==> flow/design.v <==
`timescale 1ns / 1ps
module key_debounce #(  
   parameter	DELAY_TIME = 250_000  
)(
		input wire	clk,		
		input wire  rstn,
		input wire	key_in,		
		output reg 	press_on			
);
reg		key_in_r0;		
reg		key_in_r1;		
reg 		key_in_nedge;		
reg	[$clog2(DELAY_TIME)-1:0]delay_cnt;		
reg		delay_flag;		 
always @(posedge clk or negedge rstn)
begin
    if(rstn == 1'b0) begin
        key_in_r0 <= 1'b0	;	
        key_in_r1 <= 1'b0	;	
    end
    else begin
       key_in_r0 <= key_in;
	   key_in_r1 <= key_in_r0;
    end
end
always @(posedge clk or negedge rstn)
begin
    if(rstn == 1'b0) begin
        key_in_nedge <= 1'b0;               
    end
    else begin
        key_in_nedge <= ~key_in_r0 & key_in_r1;
    end 
end
always @(posedge clk or negedge rstn)
begin
    if(rstn == 1'b0) begin
        delay_cnt  <= 'd0;	
    end
    else begin
        if((delay_flag == 1) && (delay_cnt == DELAY_TIME - 1))
				delay_cnt <= 0;
        else if ((delay_flag == 1) && (delay_cnt < DELAY_TIME - 1))
            delay_cnt <= delay_cnt + 1;
        else  
				delay_cnt <= 0;
    end
end
always @(posedge clk or negedge rstn)
begin
    if(rstn == 1'b0) begin
	 delay_flag <= 1'b0;		 
    end
    else begin
        if(key_in_nedge) begin	 
				delay_flag <= 1'b1;	 
        end
        else if (delay_cnt == DELAY_TIME - 1) begin
            delay_flag <= 1'b0;
        end
        else
            delay_flag <= delay_flag;
    end
end
always @(posedge clk or negedge rstn)
begin
    if(rstn == 1'b0) begin
        press_on <= 1'b0;
    end
    else begin
        if((delay_cnt == DELAY_TIME - 1) && (delay_flag == 1'b1)) begin		 
		    press_on <= 1'b1;
        end
        else begin
            press_on <= 1'b0;
        end
    end
end
endmodule
`timescale 1ns / 1ps
module Display(
    input	wire	clk,   
    input   wire  rstn,
    input	wire	[3:0]  sw_in,  
    input   wire  [2:0]  press_on,
    output	wire	[1:0]  reg_ab, 
    output  wire  [7:0]  led_time,
    output	wire 	[3:0]  seg_data_1, 
	 output	wire 	[3:0]  seg_data_2 
    );
localparam COUNT_1S = 12048;  
localparam Quarter_Time = 60; 	 
localparam Quarter_Time_rest = 10;	 
wire clk1h;
reg [13:0] counter ; 
reg [13:0] Qcounter ;
reg [6:0] scorer_A ; 
reg [6:0] scorer_B ; 
reg [6:0] Quarter_Time_Down ;	 
reg [2:0] Quarter_Time_rest_Down ;  
reg [4:0] AttackT_A ; 
reg [4:0] AttackT_B; 
reg [1:0] reg_ab_reg;
reg [7:0] led_time_reg ;
reg [3:0] seg_data_1_reg;
reg [3:0] seg_data_2_reg;
reg [1:0] DownCNT;	 
reg [6:0] countA_1;	 
reg [6:0] countA_2;	 
reg [6:0] countA_3;	 
reg [6:0] countB_1;	 
reg [6:0] countB_2;	 
reg [6:0] countB_3;	 
always @(posedge clk or negedge rstn)
begin
    if(rstn == 1'b0) begin	 
       led_time_reg <= 8'b0000_0000; 
       Qcounter <= 'd0; 
	    Quarter_Time_Down <= Quarter_Time;	
		 Quarter_Time_rest_Down <= Quarter_Time_rest;
	    DownCNT <= 'd0;
    end
    else begin
        if(Qcounter == COUNT_1S - 1) begin  
            Qcounter <= 'd0;
				if(Quarter_Time_Down == 0) begin        
						if(DownCNT == 2'd3) begin
						   DownCNT <= 2'd3;
							Quarter_Time_Down <=  0;
							Quarter_Time_rest_Down <= 0;
							led_time_reg <= {led_time_reg[5:0],1'b1,1'b1}; 
						end
						else begin
							if(Quarter_Time_rest_Down == 0)begin
								DownCNT <= DownCNT + 1'b1;
								Quarter_Time_Down <=  Quarter_Time;
								Quarter_Time_rest_Down <= Quarter_Time_rest;
								led_time_reg <= {led_time_reg[5:0],1'b1,1'b1}; 
							end
							else begin
								Quarter_Time_rest_Down <= Quarter_Time_rest_Down -1'b1;
							end
						end
				 end
				 else begin
					 Quarter_Time_Down <= Quarter_Time_Down - 1'b1;
				 end
        end
        else begin
           Qcounter <= Qcounter + 1; 
        end 
    end
end 
always @(posedge clk or negedge rstn)
begin
    if(rstn == 1'b0) begin
        scorer_A <= 'd0; 
        scorer_B <= 'd0; 
		  countA_1 <= 'd0;countA_2 <= 'd0;countA_3 <= 'd0;
		  countB_1 <= 'd0;countB_2 <= 'd0;countB_3 <= 'd0;
	 end
    else begin
        case(sw_in[3:1])
            3'b011:begin  
              case(press_on)  
                3'b001: begin
                    scorer_A <= scorer_A + 1;
						  countA_1 <= countA_1 + 1;
                end 
                3'b010: begin
                    scorer_A <= scorer_A + 2;
						  countA_2 <= countA_2 + 1;
                end 
                3'b100: begin
                    scorer_A <= scorer_A + 3;
						  countA_3 <= countA_3 + 1;
					 end
                default:begin
                    scorer_A <= scorer_A; 
                end
              endcase  
            end
            3'b111:begin  
               case(press_on)
                3'b001: begin
                    scorer_B <= scorer_B + 1;
						  countB_1 <= countB_1 + 1;
                end 
                3'b010: begin
                    scorer_B <= scorer_B + 2;
						  countB_2 <= countB_2 + 1;
                end 
                3'b100: begin
                    scorer_B <= scorer_B + 3;
						  countB_3 <= countB_3 + 1;
                end
                default:begin
                    scorer_B <= scorer_B; 
                end
              endcase     
            end			 
            default:begin
                scorer_A <= scorer_A; 
                scorer_B <= scorer_B; 
            end
        endcase
    end
end
always @(posedge clk or negedge rstn)
begin
    if(rstn == 1'b0) begin
        AttackT_A <= 5'd24;
        AttackT_B <= 5'd24;
        counter <=  'd0;
    end
    else begin
        case(sw_in[3:1])
		3'b000:begin    
              if(sw_in[0] == 1'b1) begin 
                    if(counter == COUNT_1S - 1) begin  
                            counter <= 'd0;
									 if(AttackT_A == 0) begin  
                                AttackT_A <= 0 ;
                            end
                            else begin
                               AttackT_A <= AttackT_A - 1'b1;
                            end
                    end
                    else begin
                       counter <= counter + 1;
                    end
             end
             else begin   
                counter <= counter;
             end   
		end
		3'b001:begin  
              if(sw_in[0] == 1'b1) begin  
                    if(counter == COUNT_1S - 1) begin  
                            counter <= 'd0;
                            if(AttackT_B == 0) begin 
                                AttackT_B <= 0 ;
                            end
                            else begin
                               AttackT_B <= AttackT_B - 1'b1;
                            end
                    end
                    else begin
                       counter <= counter + 1;
                    end
             end
             else begin   
                counter <= counter;
             end
		end
		3'b011:begin  
           counter <=  counter;
           AttackT_A <= AttackT_A;
		     AttackT_B <= AttackT_B;
		end
		3'b111:begin  
		     counter <=  counter;
           AttackT_A <= AttackT_A;
		     AttackT_B <= AttackT_B;
		end	
		default:begin
            counter <=  'd0;
            AttackT_A <= 5'd24;
		      AttackT_B <= 5'd24;
	    end
	   endcase
    end
end
always @(posedge clk or negedge rstn)
begin
    if(rstn == 1'b0) begin
		  seg_data_1_reg <= 4'd16; 
        seg_data_2_reg <= 4'd16;
		  reg_ab_reg <= 2'b11;
    end
    else begin
        case(sw_in[3:1])
		3'b000:begin    
            seg_data_2_reg <= AttackT_A%10; 
            seg_data_1_reg <= AttackT_A/10; 
			reg_ab_reg <= 2'b10;
		end
		3'b001:begin  
            seg_data_2_reg <= AttackT_B%10;
            seg_data_1_reg <= AttackT_B/10;
			reg_ab_reg <= 2'b01;
		end
		3'b011:begin  
            seg_data_2_reg <= scorer_A%10;
            seg_data_1_reg <= scorer_A/10;
			reg_ab_reg <= 2'b10;
		end
		3'b111:begin  
				seg_data_2_reg <= scorer_B%10;
				seg_data_1_reg <= scorer_B/10;
		   reg_ab_reg <= 2'b01;
		end			 
		3'b110:begin   
				if(Quarter_Time_Down == 0)begin
					seg_data_2_reg <= Quarter_Time_rest_Down%10;
					seg_data_1_reg <= Quarter_Time_rest_Down/10;end
				else begin
					seg_data_2_reg <= Quarter_Time_Down%10;
					seg_data_1_reg <= Quarter_Time_Down/10;end
		    reg_ab_reg <= 2'b00;
		end
		3'b100:begin   
            if(scorer_A > scorer_B) begin
					seg_data_2_reg <= 4'd10;   
					seg_data_1_reg <= scorer_A-scorer_B;   
					reg_ab_reg <= 2'b10;
			   end
				else if(scorer_A < scorer_B) begin
					seg_data_2_reg <= 4'd11;   
					seg_data_1_reg <= scorer_B-scorer_A;   
					reg_ab_reg <= 2'b01;
			   end 
				else begin	 
					seg_data_2_reg <= 4'd00;  
					seg_data_1_reg <= 4'd00;   
					reg_ab_reg <= 2'b00;
				end
		end
	   3'b010:begin
		case(press_on)	 
				3'b001:begin
					seg_data_2_reg <= countA_1%10;
					seg_data_1_reg <= countA_1/10;end
				3'b010:begin
					seg_data_2_reg <= countA_2%10;
					seg_data_1_reg <= countA_2/10;end
				3'b100:begin
					seg_data_2_reg <= countA_3%10;
					seg_data_1_reg <= countA_3/10;end
				endcase
		end
		3'b101:begin
				case(press_on)
				3'b001:begin
					seg_data_2_reg <= countB_1%10;
					seg_data_1_reg <= countB_1/10;end
				3'b010:begin
					seg_data_2_reg <= countB_2%10;
					seg_data_1_reg <= countB_2/10;end
				3'b100:begin
					seg_data_2_reg <= countB_3%10;
					seg_data_1_reg <= countB_3/10;end
				endcase
		end
		default:begin  
			seg_data_2_reg <= 4'd16;
			seg_data_1_reg <= 4'd16;
			reg_ab_reg <= 2'b11;
	    end
	endcase
    end
end    
assign reg_ab = reg_ab_reg;  
assign led_time = led_time_reg;
assign seg_data_1 = seg_data_1_reg;
assign seg_data_2 = seg_data_2_reg;
endmodule
`timescale 1ns / 1ps
module segment(
    input  [3:0] seg_data_1,
    input  [3:0] seg_data_2,
    output [8:0] seg_led_1,
    output [8:0] seg_led_2
);
function [8:0] seg;
    input [3:0] d;
    begin
        case (d)
            4'd0:  seg = 9'h3f;
            4'd1:  seg = 9'h06;
            4'd2:  seg = 9'h5b;
            4'd3:  seg = 9'h4f;
            4'd4:  seg = 9'h66;
            4'd5:  seg = 9'h6d;
            4'd6:  seg = 9'h7d;
            4'd7:  seg = 9'h07;
            4'd8:  seg = 9'h7f;
            4'd9:  seg = 9'h6f;
            4'd10: seg = 9'h77;  
            4'd11: seg = 9'h7c;  
            4'd12: seg = 9'h39;
            4'd13: seg = 9'h5e;
            4'd14: seg = 9'h79;
            default: seg = 9'h71;
        endcase
    end
endfunction
assign seg_led_1 = seg(seg_data_1);
assign seg_led_2 = seg(seg_data_2);
endmodule
`timescale 1ns / 1ps
module BallCompetition(
    input	wire clk,					 
    input   wire rstn,					 
    input	wire	[3:0]  sw_in,  	 
    input   wire  [2:0]  key_in,		 
    output	wire	[1:0]  reg_ab,  	 
    output  wire  [7:0]  led_time,	 
    output  [8:0]  seg_led_1,			 
	 output  [8:0]  seg_led_2			 
);
	localparam DelayTime = 250;   
   wire [2:0]	press_on;				 
	wire [3:0] seg_data_1;				 
	wire [3:0] seg_data_2;				 
    key_debounce	 
    #(.DELAY_TIME  (DelayTime))  
    key0
    (
		.clk(clk),		            
      .rstn(rstn),
      .key_in(key_in[0]),		
      .press_on(press_on[0])	       
    );
    key_debounce
    #(.DELAY_TIME  (DelayTime))  
    key1
    (
      .clk(clk),		           
      .rstn(rstn),
      .key_in(key_in[1]),		
      .press_on(press_on[1])	       
    );
    key_debounce
    #(.DELAY_TIME  (DelayTime))  
    key2
    (
      .clk(clk),		            
      .rstn(rstn),
      .key_in(key_in[2]),		
      .press_on(press_on[2])	      
    ); 
    Display u_Display(
      .clk(clk),  
      .rstn(rstn),
      .sw_in(sw_in),  
      .press_on(press_on),
      .reg_ab(reg_ab), 
      .led_time(led_time),
      .seg_data_1(seg_data_1),  
      .seg_data_2(seg_data_2)      
    );
    segment u_segment(
   .seg_data_1  (seg_data_1),	
	.seg_data_2  (seg_data_2),		
	.seg_led_1   (seg_led_1),		
	.seg_led_2	 (seg_led_2)
    );
endmodule
==> reports on BallCompetition <==
[Step by step through the tools: BallCompetition]
Each step is given for the RTL above and for the edited RTL.
Lines under "unedited" count in the file above, lines under "edited" in the edited file.
"difference": "edited" minus "unedited" as printed here.
Operators: Yosys type, input widths -> output width; for muxes data width and select width s.
Not given: --
Inputs
  top module: BallCompetition
  clock: clk
  library: sky130hd
  library corner: tt_025C_1v80

[The edit]
Unified diff, file above to edited file.
The edit is scripted: it alters the design's behaviour and was not made to optimise anything.
begin of diff
@@ -408,6 +408,10 @@
     output  wire  [7:0]  led_time,	 
     output  [8:0]  seg_led_1,			 
-	 output  [8:0]  seg_led_2			 
+	 output  [8:0]  seg_led_2_ext			 
 );
+	wire [8:0] seg_led_2;
+	reg [8:0] seg_led_2_s1;
+	always @(posedge clk) seg_led_2_s1 <= seg_led_2;
+	assign seg_led_2_ext = seg_led_2_s1;
 	localparam DelayTime = 250;   
    wire [2:0]	press_on;				 
end of diff

[Elaborated design]
Source: Yosys, flattened and elaborated, memories not mapped. Widths are those after wreduce. Registers that Yosys merges into a memory's read port (data or address) are not register bits. Print and check cells do not count. Equal cells are merged and count once.
Yosys's memory passes give these memory sizes; they may raise the number of words (mostly to a power of two), join words into wider ones and drop unused or constant bits.
Bit counts
  register bits: unedited 163, edited 172, difference +9
  memory bits (read-only): unedited 224, edited 224, difference 0
  clocked read ports x word width: unedited 0, edited 7, difference +7
  memory cells: unedited 2, edited 2, difference 0
  input bits: unedited 9, edited 9, difference 0
  output and inout port bits: unedited 28, edited 28, difference 0
  cells after elaboration: unedited 217, edited 218, difference +1
Cells by class
  add/subtract/negate cells: unedited 24, edited 24, difference 0
  divide/modulo/power cells: unedited 24, edited 24, difference 0
  $lt $le $gt $ge: unedited 5, edited 5, difference 0
  eq/ne operators: unedited 24, edited 24, difference 0
  multiplexer cells: unedited 53, edited 53, difference 0
  bitwise operators: unedited 9, edited 9, difference 0
  reductions and logical operators: unedited 39, edited 39, difference 0
Memory list
  shape (words x width / read and write ports): unedited 16x7 r1 w0; 16x7 r1 w0, edited 16x7 r1 w0; 16x7 r1 w0
Operators with widths
  $reduce_and 2->1: unedited 11, edited 11, difference 0
  $mux 1: unedited 10, edited 10, difference 0
  $div 7x4->32 const B: unedited 9, edited 9, difference 0
  $mod 7x4->32 const B: unedited 9, edited 9, difference 0
  $add 7x1->7 const B: unedited 8, edited 8, difference 0
  $mux 8: unedited 8, edited 8, difference 0
  $logic_and 1x1->1: unedited 6, edited 6, difference 0
  $mux 4: unedited 6, edited 6, difference 0
  $mux 5: unedited 6, edited 6, difference 0
  $not 1->1: unedited 6, edited 6, difference 0
  $eq 3x3->1 const B: unedited 5, edited 5, difference 0
  $add 7x2->7 const B: unedited 4, edited 4, difference 0
  $pmux 4 s3: unedited 4, edited 4, difference 0
  $reduce_and 3->1: unedited 4, edited 4, difference 0
  $reduce_bool 2->1: unedited 4, edited 4, difference 0
  $reduce_or 2->1: unedited 4, edited 4, difference 0
  $add 8x1->8 const B: unedited 3, edited 3, difference 0
  $and 1x1->1: unedited 3, edited 3, difference 0
  $eq 3x2->1 const B: unedited 3, edited 3, difference 0
  $eq 8x8->1 const B: unedited 3, edited 3, difference 0
  $lt 8x8->1 const B: unedited 3, edited 3, difference 0
  $mux 14: unedited 3, edited 3, difference 0
  $mux 2: unedited 3, edited 3, difference 0
  $mux 7: unedited 3, edited 3, difference 0
  $ne 2x1->1 const B: unedited 3, edited 3, difference 0
  $add 14x1->14 const B: unedited 2, edited 2, difference 0
  $div 5x4->32 const B: unedited 2, edited 2, difference 0
  $eq 14x14->1 const B: unedited 2, edited 2, difference 0
The list need not be complete.

[Longest topological paths]
Longest topological path by Yosys (ltp), each cell counted once; first at word level (registers and memories cut), then after technology mapping (sequential cells cut; the memories' decode and read muxes count).
Logic depth
  depth after elaboration: unedited 5, edited 5, difference 0
  ABC_AREA: unedited 0, edited 0
  gate-level depth with buffers: unedited 30, edited 28, difference -2
  mapped depth without buffers: unedited 26, edited 25, difference -1

[Mapped cells and area]
The flow's flattened synthesis, as Yosys stat reports it; memories are mapped. The netlist is that of the ABC_AREA named above (0 if unset); the other value can give another one.
Synthesis totals
  cell count: unedited 1266, edited 1312, difference +46
  cell area after synthesis (sq um): unedited 11013.1, edited 11504.8, difference +491.7
  sequential part of the area (sq um): unedited 3992.6, edited 4132.7, difference +140.1
  mapped flip-flops: unedited 159, edited 166, difference +7
  buffers: unedited 54, edited 60, difference +6
Cells by type
  sky130_fd_sc_hd__and2_1: unedited 16, edited 5, difference -11
  sky130_fd_sc_hd__nor2_1: unedited 127, edited 137, difference +10
  sky130_fd_sc_hd__a31oi_1: unedited 16, edited 25, difference +9
  sky130_fd_sc_hd__clkbuf_1: unedited 24, edited 16, difference -8
  sky130_fd_sc_hd__buf_2: unedited 16, edited 23, difference +7
  sky130_fd_sc_hd__nor4_1: unedited 10, edited 3, difference -7
  sky130_fd_sc_hd__o21a_1: unedited 4, edited 11, difference +7
  sky130_fd_sc_hd__dfxtp_1: unedited 0, edited 7, difference +7
  sky130_fd_sc_hd__nand4_1: unedited 27, edited 21, difference -6
  sky130_fd_sc_hd__buf_6: unedited 0, edited 6, difference +6
  sky130_fd_sc_hd__nor3_1: unedited 43, edited 38, difference -5
  sky130_fd_sc_hd__nand2_1: unedited 115, edited 119, difference +4
  sky130_fd_sc_hd__and3_1: unedited 26, edited 22, difference -4
  sky130_fd_sc_hd__mux2_2: unedited 16, edited 12, difference -4
  sky130_fd_sc_hd__nand2b_1: unedited 16, edited 20, difference +4
  sky130_fd_sc_hd__a221oi_1: unedited 12, edited 8, difference -4
  sky130_fd_sc_hd__a21o_1: unedited 8, edited 12, difference +4
  sky130_fd_sc_hd__a211o_1: unedited 6, edited 2, difference -4
The list need not be complete.
The figures by module come from a second, unflattened synthesis with its own total; it is not the netlist above.
Second synthesis, totals
  cells (unflattened synthesis): unedited 1261, edited 1270, difference +9
  area (unflattened synthesis) (sq um): unedited 11165.7, edited 11345.9, difference +180.2
Rows give one instance, submodules left out.
Modules, unedited
  Display: instances 1, cells 1031, area 8877.3 sq um, seq. area 3016.6 sq um
  key_debounce #(DELAY_TIME=250): instances 3, cells 53, area 584.3 sq um, seq. area 325.3 sq um
  segment: instances 1, cells 71, area 535.5 sq um, seq. area 0.0 sq um
  BallCompetition: instances 1, cells 0, area 0.0 sq um, seq. area 0.0 sq um
Modules, edited
  Display: instances 1, cells 1031, area 8877.3 sq um, seq. area 3016.6 sq um
  key_debounce #(DELAY_TIME=250): instances 3, cells 53, area 584.3 sq um, seq. area 325.3 sq um
  segment: instances 1, cells 71, area 535.5 sq um, seq. area 0.0 sq um
  BallCompetition: instances 1, cells 9, area 180.2 sq um, seq. area 180.2 sq um

[Worst setup path after synthesis]
Path of least setup slack by OpenSTA after synthesis, without wires, with an ideal clock, recovery checks aside; 20% of the period is set as input and as output delay. Where synthesis merged equal registers, the netlist keeps one of their names.
Timing path post-synthesis
  path kind: unedited input -> register, edited input -> register
  start point: unedited in sw_in[3], edited in sw_in[3]
  end point: unedited reg u_Display.seg_data_1_reg[0], edited reg u_Display.seg_data_1_reg[0]
  clock period (ns): unedited 10.0, edited 10.0, difference 0.0
  external input delay (ns): unedited 2.000, edited 2.000, difference 0.000
  library setup time (ns): unedited 0.082, edited 0.138, difference +0.056
  launch time at the first pin (ns): unedited 2.000, edited 2.000, difference 0.000
  data arrival time (ns): unedited 6.707, edited 6.416, difference -0.291
  data required time (ns): unedited 9.918, edited 9.862, difference -0.056
  slack (ns): unedited 3.211, edited 3.446, difference +0.235
  delay of the path (ns): unedited 4.789, edited 4.554, difference -0.235
  stages on the path: unedited 30, edited 27, difference -3
  buffers on the path: unedited 5, edited 3, difference -2
  synthesis period reached (ns): unedited 6.789, edited 6.554, difference -0.235
"delay of the path" is the arrival time less input delay plus setup time.
"stages on the path": output pins that drive a net of the path, with the launching flip-flop's if there is one; two outputs of one cell count as two.
"synthesis period reached" = period - worst setup slack (recovery checks aside). The figure is calculated, with input and output delays left at 20% of the set period.
The rows between start and end are the longest chain of elaborated cells between them; the timing report does not say that the signal goes this way. Where chains are equally long, one stands for them.
Each line given opens the expression or statement behind the cell; cells for indexed reads and writes are added by Yosys, which also makes memories of some case tables.
A register here has more assigning lines than the two given.
Between the ends, post-synthesis, unedited
  cell sequence: sky130_fd_sc_hd__buf_2 > sky130_fd_sc_hd__buf_2 > sky130_fd_sc_hd__buf_2 > sky130_fd_sc_hd__buf_2 > sky130_fd_sc_hd__buf_1 > sky130_fd_sc_hd__a21oi_1 > sky130_fd_sc_hd__a21oi_1 > sky130_fd_sc_hd__o21ai_0 > sky130_fd_sc_hd__o2111ai_1 > sky130_fd_sc_hd__a221o_1 > sky130_fd_sc_hd__inv_1 > sky130_fd_sc_hd__ha_1 > sky130_fd_sc_hd__inv_1 > sky130_fd_sc_hd__a21oi_1 > sky130_fd_sc_hd__o31ai_1 > sky130_fd_sc_hd__nor4_4 > sky130_fd_sc_hd__a211o_1 > sky130_fd_sc_hd__and2_1 > sky130_fd_sc_hd__nor2_1 > sky130_fd_sc_hd__nor2_1 > sky130_fd_sc_hd__nor2_1 > sky130_fd_sc_hd__nor2_1 > sky130_fd_sc_hd__a21oi_1 > sky130_fd_sc_hd__ha_1 > sky130_fd_sc_hd__nand2_1 > sky130_fd_sc_hd__or3_1 > sky130_fd_sc_hd__a211o_1 > sky130_fd_sc_hd__a31oi_1 > sky130_fd_sc_hd__mux2_2 > sky130_fd_sc_hd__a31oi_1
  cells in the longest elaborated chain: 3
  elaborated cells between the ends (all ways): 13
  classes of those cells: eq/ne (9); mux (1); reduce/logical (3)
Ends and longest elaborated chain, post-synthesis, unedited
  start: declaration: RTL line 405  | input wire [3:0] sw_in,
  $eq 3x3->1: RTL line 282  | case(sw_in[3:1])
  $ne 4x1->1
  $reduce_and 3->1
  end: assignment: RTL line 285  | seg_data_1_reg <= AttackT_A/10;
  end: assignment: RTL line 290  | seg_data_1_reg <= AttackT_B/10;
  end: declaration: RTL line 105  | reg [3:0] seg_data_1_reg;
Between the ends, post-synthesis, edited
  cell sequence: sky130_fd_sc_hd__buf_4 > sky130_fd_sc_hd__or3b_1 > sky130_fd_sc_hd__buf_2 > sky130_fd_sc_hd__nor2_2 > sky130_fd_sc_hd__a21oi_1 > sky130_fd_sc_hd__a221o_1 > sky130_fd_sc_hd__nor2_4 > sky130_fd_sc_hd__inv_2 > sky130_fd_sc_hd__ha_1 > sky130_fd_sc_hd__inv_1 > sky130_fd_sc_hd__a31oi_1 > sky130_fd_sc_hd__a41oi_1 > sky130_fd_sc_hd__and4bb_1 > sky130_fd_sc_hd__buf_6 > sky130_fd_sc_hd__a21boi_1 > sky130_fd_sc_hd__or2_1 > sky130_fd_sc_hd__nand2_1 > sky130_fd_sc_hd__xnor2_1 > sky130_fd_sc_hd__ha_1 > sky130_fd_sc_hd__inv_1 > sky130_fd_sc_hd__o311ai_1 > sky130_fd_sc_hd__a21o_1 > sky130_fd_sc_hd__a211oi_2 > sky130_fd_sc_hd__xnor2_1 > sky130_fd_sc_hd__o41ai_1 > sky130_fd_sc_hd__o2111a_1 > sky130_fd_sc_hd__a311oi_1
  cells in the longest elaborated chain: 3
  elaborated cells between the ends (all ways): 13
  classes of those cells: eq/ne (9); mux (1); reduce/logical (3)
Ends and longest elaborated chain, post-synthesis, edited
  start: declaration: RTL line 405  | input wire [3:0] sw_in,
  $eq 3x3->1: RTL line 282  | case(sw_in[3:1])
  $ne 4x1->1
  $reduce_and 3->1
  end: assignment: RTL line 285  | seg_data_1_reg <= AttackT_A/10;
  end: assignment: RTL line 290  | seg_data_1_reg <= AttackT_B/10;
  end: declaration: RTL line 105  | reg [3:0] seg_data_1_reg;

[Worst path after layout]
Path of least setup slack in the final report of each run of set A (OpenROAD, finished layout, wires in). Where an end is a register, its clock arrival counts in the times.
Timing path after layout
  path kind: unedited input -> register, edited input -> register
  start point: unedited in sw_in[2], edited in sw_in[2]
  end point: unedited reg u_Display.seg_data_1_reg[0], edited reg u_Display.seg_data_2_reg[2]
  clock period (ns): unedited 7.86, edited 7.86, difference 0.00
  external input delay (ns): unedited 1.57, edited 1.57, difference 0.00
  library setup time (ns): unedited 0.08, edited 0.08, difference 0.00
  launch time at the first pin (ns): unedited 1.57, edited 1.57, difference 0.00
  data arrival time (ns): unedited 7.48, edited 7.30, difference -0.18
  data required time (ns): unedited 8.21, edited 8.21, difference 0.00
  slack (ns): unedited 0.73, edited 0.90, difference +0.17
  stages on the path: unedited 27, edited 22, difference -5
  buffers on the path: unedited 3, edited 2, difference -1
The rows between start and end are the longest chain of elaborated cells between them; the timing report does not say that the signal goes this way. Where chains are equally long, one stands for them.
A register here has more assigning lines than the two given.
Between the ends, after layout, unedited
  cell sequence: sky130_fd_sc_hd__clkdlybuf4s50_1 > sky130_fd_sc_hd__buf_4 > sky130_fd_sc_hd__and3b_1 > sky130_fd_sc_hd__nand2_1 > sky130_fd_sc_hd__o22a_1 > sky130_fd_sc_hd__o2111ai_1 > sky130_fd_sc_hd__nand2_1 > sky130_fd_sc_hd__ha_1 > sky130_fd_sc_hd__inv_1 > sky130_fd_sc_hd__a21oi_1 > sky130_fd_sc_hd__o31ai_1 > sky130_fd_sc_hd__nor4_4 > sky130_fd_sc_hd__buf_4 > sky130_fd_sc_hd__a211o_1 > sky130_fd_sc_hd__and2_1 > sky130_fd_sc_hd__nor2_1 > sky130_fd_sc_hd__nor2_1 > sky130_fd_sc_hd__nor2_1 > sky130_fd_sc_hd__nor2_1 > sky130_fd_sc_hd__a21oi_1 > sky130_fd_sc_hd__ha_1 > sky130_fd_sc_hd__nand2_1 > sky130_fd_sc_hd__or3_1 > sky130_fd_sc_hd__a211o_1 > sky130_fd_sc_hd__a31oi_1 > sky130_fd_sc_hd__mux2_2 > sky130_fd_sc_hd__a31oi_1
  cells in the longest elaborated chain: 3
  elaborated cells between the ends (all ways): 13
  classes of those cells: eq/ne (9); mux (1); reduce/logical (3)
Ends and longest elaborated chain, after layout, unedited
  start: declaration: RTL line 405  | input wire [3:0] sw_in,
  $eq 3x3->1: RTL line 282  | case(sw_in[3:1])
  $ne 4x1->1
  $reduce_and 3->1
  end: assignment: RTL line 285  | seg_data_1_reg <= AttackT_A/10;
  end: assignment: RTL line 290  | seg_data_1_reg <= AttackT_B/10;
  end: declaration: RTL line 105  | reg [3:0] seg_data_1_reg;
Between the ends, after layout, edited
  cell sequence: sky130_fd_sc_hd__clkdlybuf4s50_1 > sky130_fd_sc_hd__buf_4 > sky130_fd_sc_hd__nand2_1 > sky130_fd_sc_hd__a2111oi_0 > sky130_fd_sc_hd__a31oi_1 > sky130_fd_sc_hd__a31oi_1 > sky130_fd_sc_hd__nor2_1 > sky130_fd_sc_hd__ha_1 > sky130_fd_sc_hd__nor2b_1 > sky130_fd_sc_hd__nor2_1 > sky130_fd_sc_hd__o31ai_1 > sky130_fd_sc_hd__nand3_1 > sky130_fd_sc_hd__inv_1 > sky130_fd_sc_hd__ha_1 > sky130_fd_sc_hd__inv_1 > sky130_fd_sc_hd__nor3_1 > sky130_fd_sc_hd__o311a_1 > sky130_fd_sc_hd__nor3b_4 > sky130_fd_sc_hd__mux2_4 > sky130_fd_sc_hd__a21oi_1 > sky130_fd_sc_hd__mux2_1 > sky130_fd_sc_hd__o211ai_1
  cells in the longest elaborated chain: 3
  elaborated cells between the ends (all ways): 13
  classes of those cells: eq/ne (9); mux (1); reduce/logical (3)
Ends and longest elaborated chain, after layout, edited
  start: declaration: RTL line 405  | input wire [3:0] sw_in,
  $eq 3x3->1: RTL line 282  | case(sw_in[3:1])
  $ne 4x1->1
  $reduce_and 3->1
  end: assignment: RTL line 284  | seg_data_2_reg <= AttackT_A%10;
  end: assignment: RTL line 289  | seg_data_2_reg <= AttackT_B%10;
  end: declaration: RTL line 106  | reg [3:0] seg_data_2_reg;

[Layout results]
Runs of the flow (Yosys, OpenROAD) on both versions; the two runs of a pair have the same settings. The constraints put input and output delay at 20% of the set period each and load the outputs with 0.01 pF.
Flow settings, set A
  CORE_UTILIZATION: 40
  period_ns: 7.86
  CAP_MARGIN: 20
  CORE_MARGIN: 2
  SLEW_MARGIN: 20
Measured results, set A
  chip area after synthesis (Yosys) (sq um): unedited 11013.1, edited 11504.8, difference +491.7
  area inside the die boundary (sq um): unedited 28876.2, edited 30135.2, difference +1259.0
  standard-cell area after routing (sq um): unedited 12211.7, edited 12739.7, difference +528.0
  utilization: unedited 0.452, edited 0.446, difference -0.006
  smallest setup slack (ns): unedited 0.735, edited 0.904, difference +0.169
  final setup TNS (ns): unedited 0.000, edited 0.000, difference 0.000
  final worst hold slack (ns): unedited 0.379, edited 0.373, difference -0.006
  overall power (mW): unedited 2.298, edited 2.529, difference +0.231
  achieved period (ns): unedited 7.125, edited 6.956, difference -0.169
Flow settings, set B
  CORE_ASPECT_RATIO: 0.6
  CORE_MARGIN: 5
  CORE_UTILIZATION: 50
  CTS_CLUSTER_DIAMETER: 20
  MAX_ROUTING_LAYER: met5
  PLACE_DENSITY: 0.76
  SETUP_SLACK_MARGIN: 0.65
  SLEW_MARGIN: 0
  period_ns: 10.4
  CAP_MARGIN: 20
Measured results, set B
  chip area after synthesis (Yosys) (sq um): unedited 11013.1, edited 11504.8, difference +491.7
  area inside the die boundary (sq um): unedited 25191.9, edited 26242.3, difference +1050.4
  standard-cell area after routing (sq um): unedited 12140.4, edited 12489.5, difference +349.1
  utilization: unedited 0.555, edited 0.546, difference -0.009
  smallest setup slack (ns): unedited 2.577, edited 2.044, difference -0.533
  final setup TNS (ns): unedited 0.000, edited 0.000, difference 0.000
  final worst hold slack (ns): unedited 0.382, edited 0.378, difference -0.004
  overall power (mW): unedited 1.794, edited 1.832, difference +0.038
  achieved period (ns): unedited 7.823, edited 8.356, difference +0.533
"achieved period" = clock period - worst setup slack. The figure is calculated, with input and output delays left at 20% of the set period.
"overall power" is the tool's figure for a default switching activity; nothing was simulated.
